==> flow/design.v <==
module comparator 
#(
  parameter DATA_WIDTH  = 16,
  parameter BINARY_TREE = 1,
  parameter NUM_INPUTS  = 16
)
(
  input  logic [NUM_INPUTS-1:0][DATA_WIDTH-1 : 0] cmp_ip,
  output logic [$clog2(NUM_INPUTS)-1 :0]  out
);
  generate if (BINARY_TREE == 0) begin
    always_comb begin
      out      = '0;
      for (int i =0; i < NUM_INPUTS; ++i) begin
        if (cmp_ip[i] > cmp_ip[out]) begin
          out      = i;
        end
      end
    end
  end else begin
    logic [$clog2(NUM_INPUTS)-1 : 0] out_stg[$clog2(NUM_INPUTS) + 1][NUM_INPUTS];
    logic [DATA_WIDTH-1 : 0]         cmp_stg[$clog2(NUM_INPUTS) + 1][NUM_INPUTS];
    always_comb begin
      for (int i = 0; i < NUM_INPUTS; i++) begin
        cmp_stg[0][i]  = cmp_ip[i];
        out_stg[0][i]  = i;
      end
      for (int i = 0;i < $clog2(NUM_INPUTS); i++) begin
        for (int j = 0;j < NUM_INPUTS; ++j) begin
          out_stg[i+1][j]    = 'X;
          cmp_stg[i+1][j]    = 'X;
        end
      end
      for (int i = 0;i < $clog2(NUM_INPUTS); i++) begin
        for (int j = 0;j < (NUM_INPUTS/2**i); j= j+2) begin
          if (cmp_stg[i][j] > cmp_stg[i][j+1]) begin
            out_stg[i+1][j/2]    = out_stg[i][j];
            cmp_stg[i+1][j/2]    = cmp_stg[i][j];
          end else begin
            out_stg[i+1][j/2]    = out_stg[i][j+1];
            cmp_stg[i+1][j/2]    = cmp_stg[i][j+1];
          end
        end
      end
      out   = out_stg[$clog2(NUM_INPUTS)][0];
    end
  end
  endgenerate
endmodule
module argmax16 (
  input  logic         clk,
  input  logic         rstn,        
  input  logic         in_valid,
  input  logic [255:0] in_data,     
  output logic         out_valid,
  output logic [3:0]   out_idx
);
  logic [255:0] data_q;
  logic         valid_q;
  logic [3:0]   idx_c;
  always_ff @(posedge clk or negedge rstn) begin
    if (!rstn) begin
      valid_q   <= 1'b0;
      out_valid <= 1'b0;
    end else begin
      valid_q   <= in_valid;
      out_valid <= valid_q;
    end
  end
  always_ff @(posedge clk) begin
    data_q  <= in_data;
    out_idx <= idx_c;
  end
  comparator #(
    .DATA_WIDTH  (16),
    .BINARY_TREE (1),
    .NUM_INPUTS  (16)
  ) u_cmp (
    .cmp_ip (data_q),
    .out    (idx_c)
  );
endmodule
# Tool chain data of argmax16
# Module argmax16 before and after one edit of its RTL, step after step.
# "orig" refers to lines of the RTL above, "edited" to lines of the edited file.
# "change": "edited" minus "orig" as printed here. "change_rel_pct": 100 x difference / "orig".
# Operators: Yosys type, input widths -> output width; for muxes data width and select width s.
# Library cell names are shortened.
# A cell with - has no value.
[design]
design = "argmax16"
clk_port = "clk"
cell_library = "sky130hd"
corner = "tt_025C_1v80"

# Edit of the RTL
# Unified diff, file above to edited file.
# A script made this edit. It was not meant as an optimisation and need not keep what the design does.
# begin of diff
@@ -54,5 +54,5 @@
   input  logic [255:0] in_data,     
   output logic         out_valid,
-  output logic [3:0]   out_idx
+  output logic [2:0]   out_idx
 );
   logic [255:0] data_q;
# end of diff

# After elaboration
# Yosys after proc, flatten, opt, wreduce and memory -nomap, before mapping. Enables and synchronous resets that opt folds into registers are not counted as muxes. Print and check cells are not counted. Equal cells are merged and count once.
[op_classes]
columns = ["element", "orig", "edited", "change", "change_rel_pct"]
rows = [
  ["n_cmp", 15, 15, 0, 0.00],
  ["muxes", 29, 29, 0, 0.00],
]
[op_table]
columns = ["operator", "orig", "edited", "change", "change_rel_pct"]
rows = [
  ["$mux 3", 2, 3, 1, 50.00],
  ["$mux 4", 1, 0, -1, -100.00],
]
# Operator kinds equal on both sides are left out: 4.
[word_totals]
columns = ["element", "orig", "edited", "change", "change_rel_pct"]
rows = [
  ["regBits", 262, 261, -1, -0.38],
  ["input_bits", 259, 259, 0, 0.00],
  ["wordCells", 48, 48, 0, 0.00],
]

# Depth
# Longest topological path by Yosys (ltp), each cell counted once; first at word level (registers and memories cut), then after technology mapping (sequential cells cut; the memories' decode and read muxes count).
[logic_depth]
columns = ["element", "orig", "edited", "change", "change_rel_pct"]
rows = [
  ["word_depth", 8, 8, 0, 0.00],
  ["ABC_AREA", "0", "0", "-", "-"],
  ["ltp_mapped", 39, 41, 2, 5.13],
  ["mapped_depth_nobuf", 35, 35, 0, 0.00],
]

# Synthesis result
# Yosys stat after the flow's synthesis: flattened, memories mapped to cells. It holds for the ABC_AREA given above (unset counts as 0); a run with the other value may have another netlist.
[synth_totals]
columns = ["element", "orig", "edited", "change", "change_rel_pct"]
rows = [
  ["cells", 1434, 1413, -21, -1.46],
  ["yosys_area_um2", 13824.5, 13853.3, 28.8, 0.21],
  ["flip_flops", 262, 261, -1, -0.38],
  ["buf_cells", 43, 38, -5, -11.63],
]
[by_type]
columns = ["cell_type", "orig", "edited", "change", "change_rel_pct"]
rows = [
  ["mux2i_1", 42, 124, 82, 195.24],
  ["a21oi_1", 154, 95, -59, -38.31],
  ["inv_1", 140, 184, 44, 31.43],
  ["mux2_2", 40, 18, -22, -55.00],
  ["a21oi_2", 20, 1, -19, -95.00],
  ["nand2_1", 82, 64, -18, -21.95],
  ["o221ai_1", 0, 16, 16, "-"],
  ["a211oi_1", 11, 26, 15, 136.36],
  ["o22a_1", 0, 15, 15, "-"],
  ["o211ai_1", 27, 15, -12, -44.44],
  ["a221oi_1", 17, 5, -12, -70.59],
  ["nand2b_1", 16, 5, -11, -68.75],
  ["a22oi_1", 11, 0, -11, -100.00],
  ["mux2_4", 9, 0, -9, -100.00],
  ["o21ai_0", 54, 46, -8, -14.81],
  ["clkbuf_1", 21, 13, -8, -38.10],
  ["nor3_1", 13, 7, -6, -46.15],
  ["a221oi_2", 6, 0, -6, -100.00],
]
# Cell types equal on both sides are left out: 6.
# Not every row of either side is listed.
# The figures by module come from a second, unflattened synthesis with its own total; it is not the netlist above.
[unflattened]
columns = ["element", "orig", "edited", "change", "change_rel_pct"]
rows = [
  ["cells_unflattened", 1436, 1435, -1, -0.07],
  ["hier_area_um2", 13845.8, 13825.8, -20.0, -0.14],
]
# Each row is one instance without its submodules.
[modules_orig]
columns = ["mod", "instances", "n_cells", "area_um2", "seq_area_um2"]
rows = [
  ["comparator", 1, 1174, 8590.7, 0.0],
  ["argmax16", 1, 262, 5255.0, 5255.0],
]
[modules_edited]
columns = ["mod", "instances", "n_cells", "area_um2", "seq_area_um2"]
rows = [
  ["comparator", 1, 1174, 8590.7, 0.0],
  ["argmax16", 1, 261, 5235.0, 5235.0],
]

# Worst setup path after synthesis
# OpenSTA on the mapped netlist: ideal clock, no wires. The path of least setup slack (recovery checks aside). Input and output delay are each 20% of the period. Register names are those of the netlist, which keeps one name where synthesis merged equal registers.
[synth_path]
columns = ["element", "orig", "edited", "change", "change_rel_pct"]
rows = [
  ["kind", "reg2reg", "reg2reg", "-", "-"],
  ["from", "register data_q[81]", "register data_q[17]", "-", "-"],
  ["to", "register out_idx[0]", "register out_idx[2]", "-", "-"],
  ["tclk_ns", 8.5, 8.5, 0.0, 0.00],
  ["setup_ns", 0.086, 0.121, 0.035, "-"],
  ["t_first_pin_ns", 0.000, 0.000, 0.000, "-"],
  ["arrival_time_ns", 7.109, 7.082, -0.027, -0.38],
  ["required_ns", 8.414, 8.379, -0.035, -0.42],
  ["setup_slack_ns", 1.306, 1.297, -0.009, "-"],
  ["delay_ns", 7.195, 7.203, 0.008, 0.11],
  ["path_stages", 40, 39, -1, -2.50],
  ["path_buffers", 5, 5, 0, 0.00],
  ["period_less_setup_slack_ns", 7.194, 7.203, 0.009, 0.13],
]
# "delay_ns" is the arrival time less input delay plus setup time.
# "path_stages": output pins that drive a net of the path, with the launching flip-flop's if there is one; two outputs of one cell count as two.
# "period_less_setup_slack_ns" is the clock period less the worst setup slack; recovery checks do not enter. This is arithmetic on one report: input and output delays are still those of the set period (20% each).
# The rows between start and end are the longest chain of elaborated cells between them; the timing report does not say that the signal goes this way. Where chains are equally long, one stands for them.
# A line is the first line of the expression or statement that the cell stems from. Yosys adds cells for indexed reads and writes and turns some case tables into memories.
[synth_between_orig]
cell_sequence = "dfxtp_1 -> inv_1 -> ha_1 -> nor2b_1 -> o211ai_1 -> a2111oi_0 -> nor3_1 -> a21oi_2 -> buf_2 -> mux2_2 -> ha_1 -> nor2b_1 -> o211ai_1 -> a21oi_1 -> o31ai_1 -> a22o_1 -> clkbuf_1 -> clkbuf_1 -> [4 not listed] -> a21o_1 -> a21oi_1 -> a211oi_1 -> o31ai_2 -> nor2b_1 -> buf_2 -> clkbuf_1 -> a22oi_1 -> o211ai_1 -> ha_1 -> a21o_1 -> a211oi_1 -> o21ai_0 -> o2111ai_1 -> o211ai_1 -> o31ai_1 -> nor3_1 -> a211oi_1"
elab_chain_len = 8
cells_between = 11
cone_lines = 1
cone_classes = "compare: 4; mux: 7"
[synth_lines_orig]
columns = ["element", "line_no", "text"]
rows = [
  ["start: declaration", 58, "logic [255:0] data_q;"],
  ["start: assignment", 71, "data_q  <= in_data;"],
  ["$gt 16x16->1", 36, "if (cmp_stg[i][j] > cmp_stg[i][j+1]) begin"],
  ["$mux 16", 36, ""],
  ["$gt 16x16->1", 36, ""],
  ["$mux 16", 36, ""],
  ["$gt 16x16->1", 36, ""],
  ["$mux 16", 36, ""],
  ["$gt 16x16->1", 36, ""],
  ["$mux 4", 36, ""],
  ["end: assignment", 72, "out_idx <= idx_c;"],
  ["end: declaration", 56, "output logic [3:0]   out_idx"],
]
# Some nets on the timed path still bear RTL names; the line given drives or declares the net.
[synth_nets_orig]
columns = ["signal", "line_no"]
rows = [
  ["idx_c[3]", 36],
]
[synth_between_edited]
cell_sequence = "dfxtp_1 -> inv_1 -> ha_1 -> nor2b_1 -> o211ai_1 -> a2111oi_0 -> nor3_1 -> a21oi_4 -> buf_4 -> mux2i_1 -> inv_1 -> ha_1 -> and4_1 -> nand3_1 -> o211ai_1 -> a211oi_1 -> a31oi_1 -> buf_2 -> [3 not listed] -> a21oi_1 -> nor2_1 -> a211oi_1 -> o21ai_0 -> o31ai_2 -> or2_1 -> clkbuf_1 -> buf_4 -> o22a_1 -> o221ai_1 -> ha_1 -> nand2_1 -> nor2_1 -> a2111oi_0 -> or3_1 -> o211ai_1 -> o21a_1 -> mux2_2"
elab_chain_len = 8
cells_between = 9
cone_lines = 1
cone_classes = "compare: 4; mux: 5"
[synth_lines_edited]
columns = ["element", "line_no", "text"]
rows = [
  ["start: declaration", 58, "logic [255:0] data_q;"],
  ["start: assignment", 71, "data_q  <= in_data;"],
  ["$gt 16x16->1", 36, "if (cmp_stg[i][j] > cmp_stg[i][j+1]) begin"],
  ["$mux 16", 36, ""],
  ["$gt 16x16->1", 36, ""],
  ["$mux 16", 36, ""],
  ["$gt 16x16->1", 36, ""],
  ["$mux 16", 36, ""],
  ["$gt 16x16->1", 36, ""],
  ["$mux 3", 36, ""],
  ["end: assignment", 72, "out_idx <= idx_c;"],
  ["end: declaration", 56, "output logic [2:0]   out_idx"],
]

# Path in the finished layout
# Path of least setup slack in the final report of the runs of pair A (OpenROAD, finished layout, wires in). Where an end is a register, its clock arrival counts in the times.
[layout_path]
columns = ["element", "orig", "edited", "change", "change_rel_pct"]
rows = [
  ["kind", "reg2reg", "reg2reg", "-", "-"],
  ["from", "register data_q[145]", "register data_q[57]", "-", "-"],
  ["to", "register out_idx[0]", "register out_idx[2]", "-", "-"],
  ["tclk_ns", 8.5, 8.5, 0.0, 0.00],
  ["setup_ns", 0.08, 0.11, 0.03, "-"],
  ["t_first_pin_ns", 0.55, 0.55, 0.00, 0.00],
  ["arrival_time_ns", 8.28, 8.41, 0.13, 1.57],
  ["required_ns", 8.98, 8.94, -0.04, -0.45],
  ["setup_slack_ns", 0.71, 0.53, -0.18, "-"],
  ["path_stages", 35, 35, 0, 0.00],
  ["path_buffers", 3, 4, 1, 33.33],
]
# The rows between start and end are the longest chain of elaborated cells between them; the timing report does not say that the signal goes this way. Where chains are equally long, one stands for them.
[layout_between_orig]
cell_sequence = "dfxtp_1 -> inv_1 -> ha_1 -> nor2b_1 -> o211ai_1 -> a21oi_1 -> a211oi_1 -> o22ai_2 -> buf_4 -> mux2_2 -> ha_1 -> nand4_1 -> nor3_1 -> o31ai_1 -> a22o_1 -> buf_4 -> nor2_1 -> a21oi_1 -> ha_1 -> a21o_1 -> a21o_1 -> a211oi_1 -> a21o_1 -> nand2_1 -> buf_4 -> o22ai_1 -> a221oi_2 -> ha_1 -> a21o_1 -> a21o_1 -> a211oi_1 -> o211ai_1 -> o31ai_2 -> nor3_1 -> a211oi_1"
elab_chain_len = 8
cells_between = 11
cone_lines = 1
cone_classes = "compare: 4; mux: 7"
[layout_lines_orig]
columns = ["element", "line_no", "text"]
rows = [
  ["start: declaration", 58, "logic [255:0] data_q;"],
  ["start: assignment", 71, "data_q  <= in_data;"],
  ["$gt 16x16->1", 36, "if (cmp_stg[i][j] > cmp_stg[i][j+1]) begin"],
  ["$mux 16", 36, ""],
  ["$gt 16x16->1", 36, ""],
  ["$mux 16", 36, ""],
  ["$gt 16x16->1", 36, ""],
  ["$mux 16", 36, ""],
  ["$gt 16x16->1", 36, ""],
  ["$mux 4", 36, ""],
  ["end: assignment", 72, "out_idx <= idx_c;"],
  ["end: declaration", 56, "output logic [3:0]   out_idx"],
]
# Some nets on the timed path still bear RTL names; the line given drives or declares the net.
[layout_nets_orig]
columns = ["signal", "line_no"]
rows = [
  ["idx_c[3]", 36],
]
[layout_between_edited]
cell_sequence = "dfxtp_1 -> inv_1 -> ha_1 -> nand4_1 -> or4_4 -> o221ai_1 -> o21a_1 -> buf_4 -> mux2i_2 -> ha_1 -> a211o_1 -> o211ai_1 -> o211ai_1 -> a211oi_1 -> a31oi_2 -> buf_6 -> mux2i_1 -> ha_1 -> a21oi_1 -> nor2_1 -> a211oi_1 -> o21ai_0 -> o31ai_4 -> buf_4 -> nand2b_1 -> buf_4 -> o221ai_1 -> ha_1 -> nand2_1 -> nor2_1 -> a2111oi_0 -> or3_1 -> o211ai_1 -> o21a_1 -> mux2_2"
elab_chain_len = 8
cells_between = 9
cone_lines = 1
cone_classes = "compare: 4; mux: 5"
[layout_lines_edited]
columns = ["element", "line_no", "text"]
rows = [
  ["start: declaration", 58, "logic [255:0] data_q;"],
  ["start: assignment", 71, "data_q  <= in_data;"],
  ["$gt 16x16->1", 36, "if (cmp_stg[i][j] > cmp_stg[i][j+1]) begin"],
  ["$mux 16", 36, ""],
  ["$gt 16x16->1", 36, ""],
  ["$mux 16", 36, ""],
  ["$gt 16x16->1", 36, ""],
  ["$mux 16", 36, ""],
  ["$gt 16x16->1", 36, ""],
  ["$mux 3", 36, ""],
  ["end: assignment", 72, "out_idx <= idx_c;"],
  ["end: declaration", 56, "output logic [2:0]   out_idx"],
]

# Layout results
# Runs of the flow (Yosys, OpenROAD) on both versions; the two runs of a pair have the same settings. The constraints put input and output delay at 20% of the set period each and load the outputs with 0.01 pF.
[flow_settings_pair_A]
CORE_UTILIZATION = 40
period_ns = 8.5
CAP_MARGIN = 20
CORE_MARGIN = 2
SLEW_MARGIN = 20
[results_pair_A]
columns = ["element", "orig", "edited", "change", "change_rel_pct"]
rows = [
  ["synthArea_um2", 13824.5, 13853.3, 28.8, 0.21],
  ["design_die_area_um2", 36063.9, 36138.0, 74.1, 0.21],
  ["stdcell_area_um2", 18018.5, 18177.4, 158.9, 0.88],
  ["fin_util_frac", 0.526, 0.53, 0.004, "-"],
  ["setup_worst_slack_ns", 0.706, 0.530, -0.176, "-"],
  ["setup_tns_ns", 0.000, 0.000, 0.000, "-"],
  ["holdWs_ns", 0.367, 0.355, -0.012, "-"],
  ["total_power_uw", 4284, 4142, -142, -3.31],
  ["timing.achieved_period_ns", 7.794, 7.970, 0.176, 2.26],
]
[flow_settings_pair_B]
ABC_AREA = 0
CAP_MARGIN = 0
CORE_ASPECT_RATIO = 1.19
CORE_MARGIN = 8
CORE_UTILIZATION = 67
CTS_CLUSTER_SIZE = 79
GPL_ROUTABILITY_DRIVEN = 1
GPL_TIMING_DRIVEN = 1
HOLD_SLACK_MARGIN = 0.26
MIN_ROUTING_LAYER = "met1"
PLACE_DENSITY = 0.92
period_ns = 8.7
SLEW_MARGIN = 20
[results_pair_B]
columns = ["element", "orig", "edited", "change", "change_rel_pct"]
rows = [
  ["synthArea_um2", 13824.5, 13853.3, 28.8, 0.21],
  ["design_die_area_um2", 25503.6, 25551.3, 47.7, 0.19],
  ["stdcell_area_um2", 17687.0, 17893.4, 206.4, 1.17],
  ["fin_util_frac", 0.87, 0.88, 0.01, "-"],
  ["setup_worst_slack_ns", 0.306, 0.136, -0.170, "-"],
  ["setup_tns_ns", 0.000, 0.000, 0.000, "-"],
  ["holdWs_ns", 0.365, 0.371, 0.006, "-"],
  ["total_power_uw", 4235, 4221, -14, -0.33],
  ["timing.achieved_period_ns", 8.394, 8.564, 0.170, 2.03],
]
# "timing.achieved_period_ns" is the run's clock period less its worst setup slack. It is reckoned from that one timing run; input and output delays stay at 20% of the period that was set.
# "total_power_uw" rests on the timing tool's default activity at the inputs, not on a simulated workload.
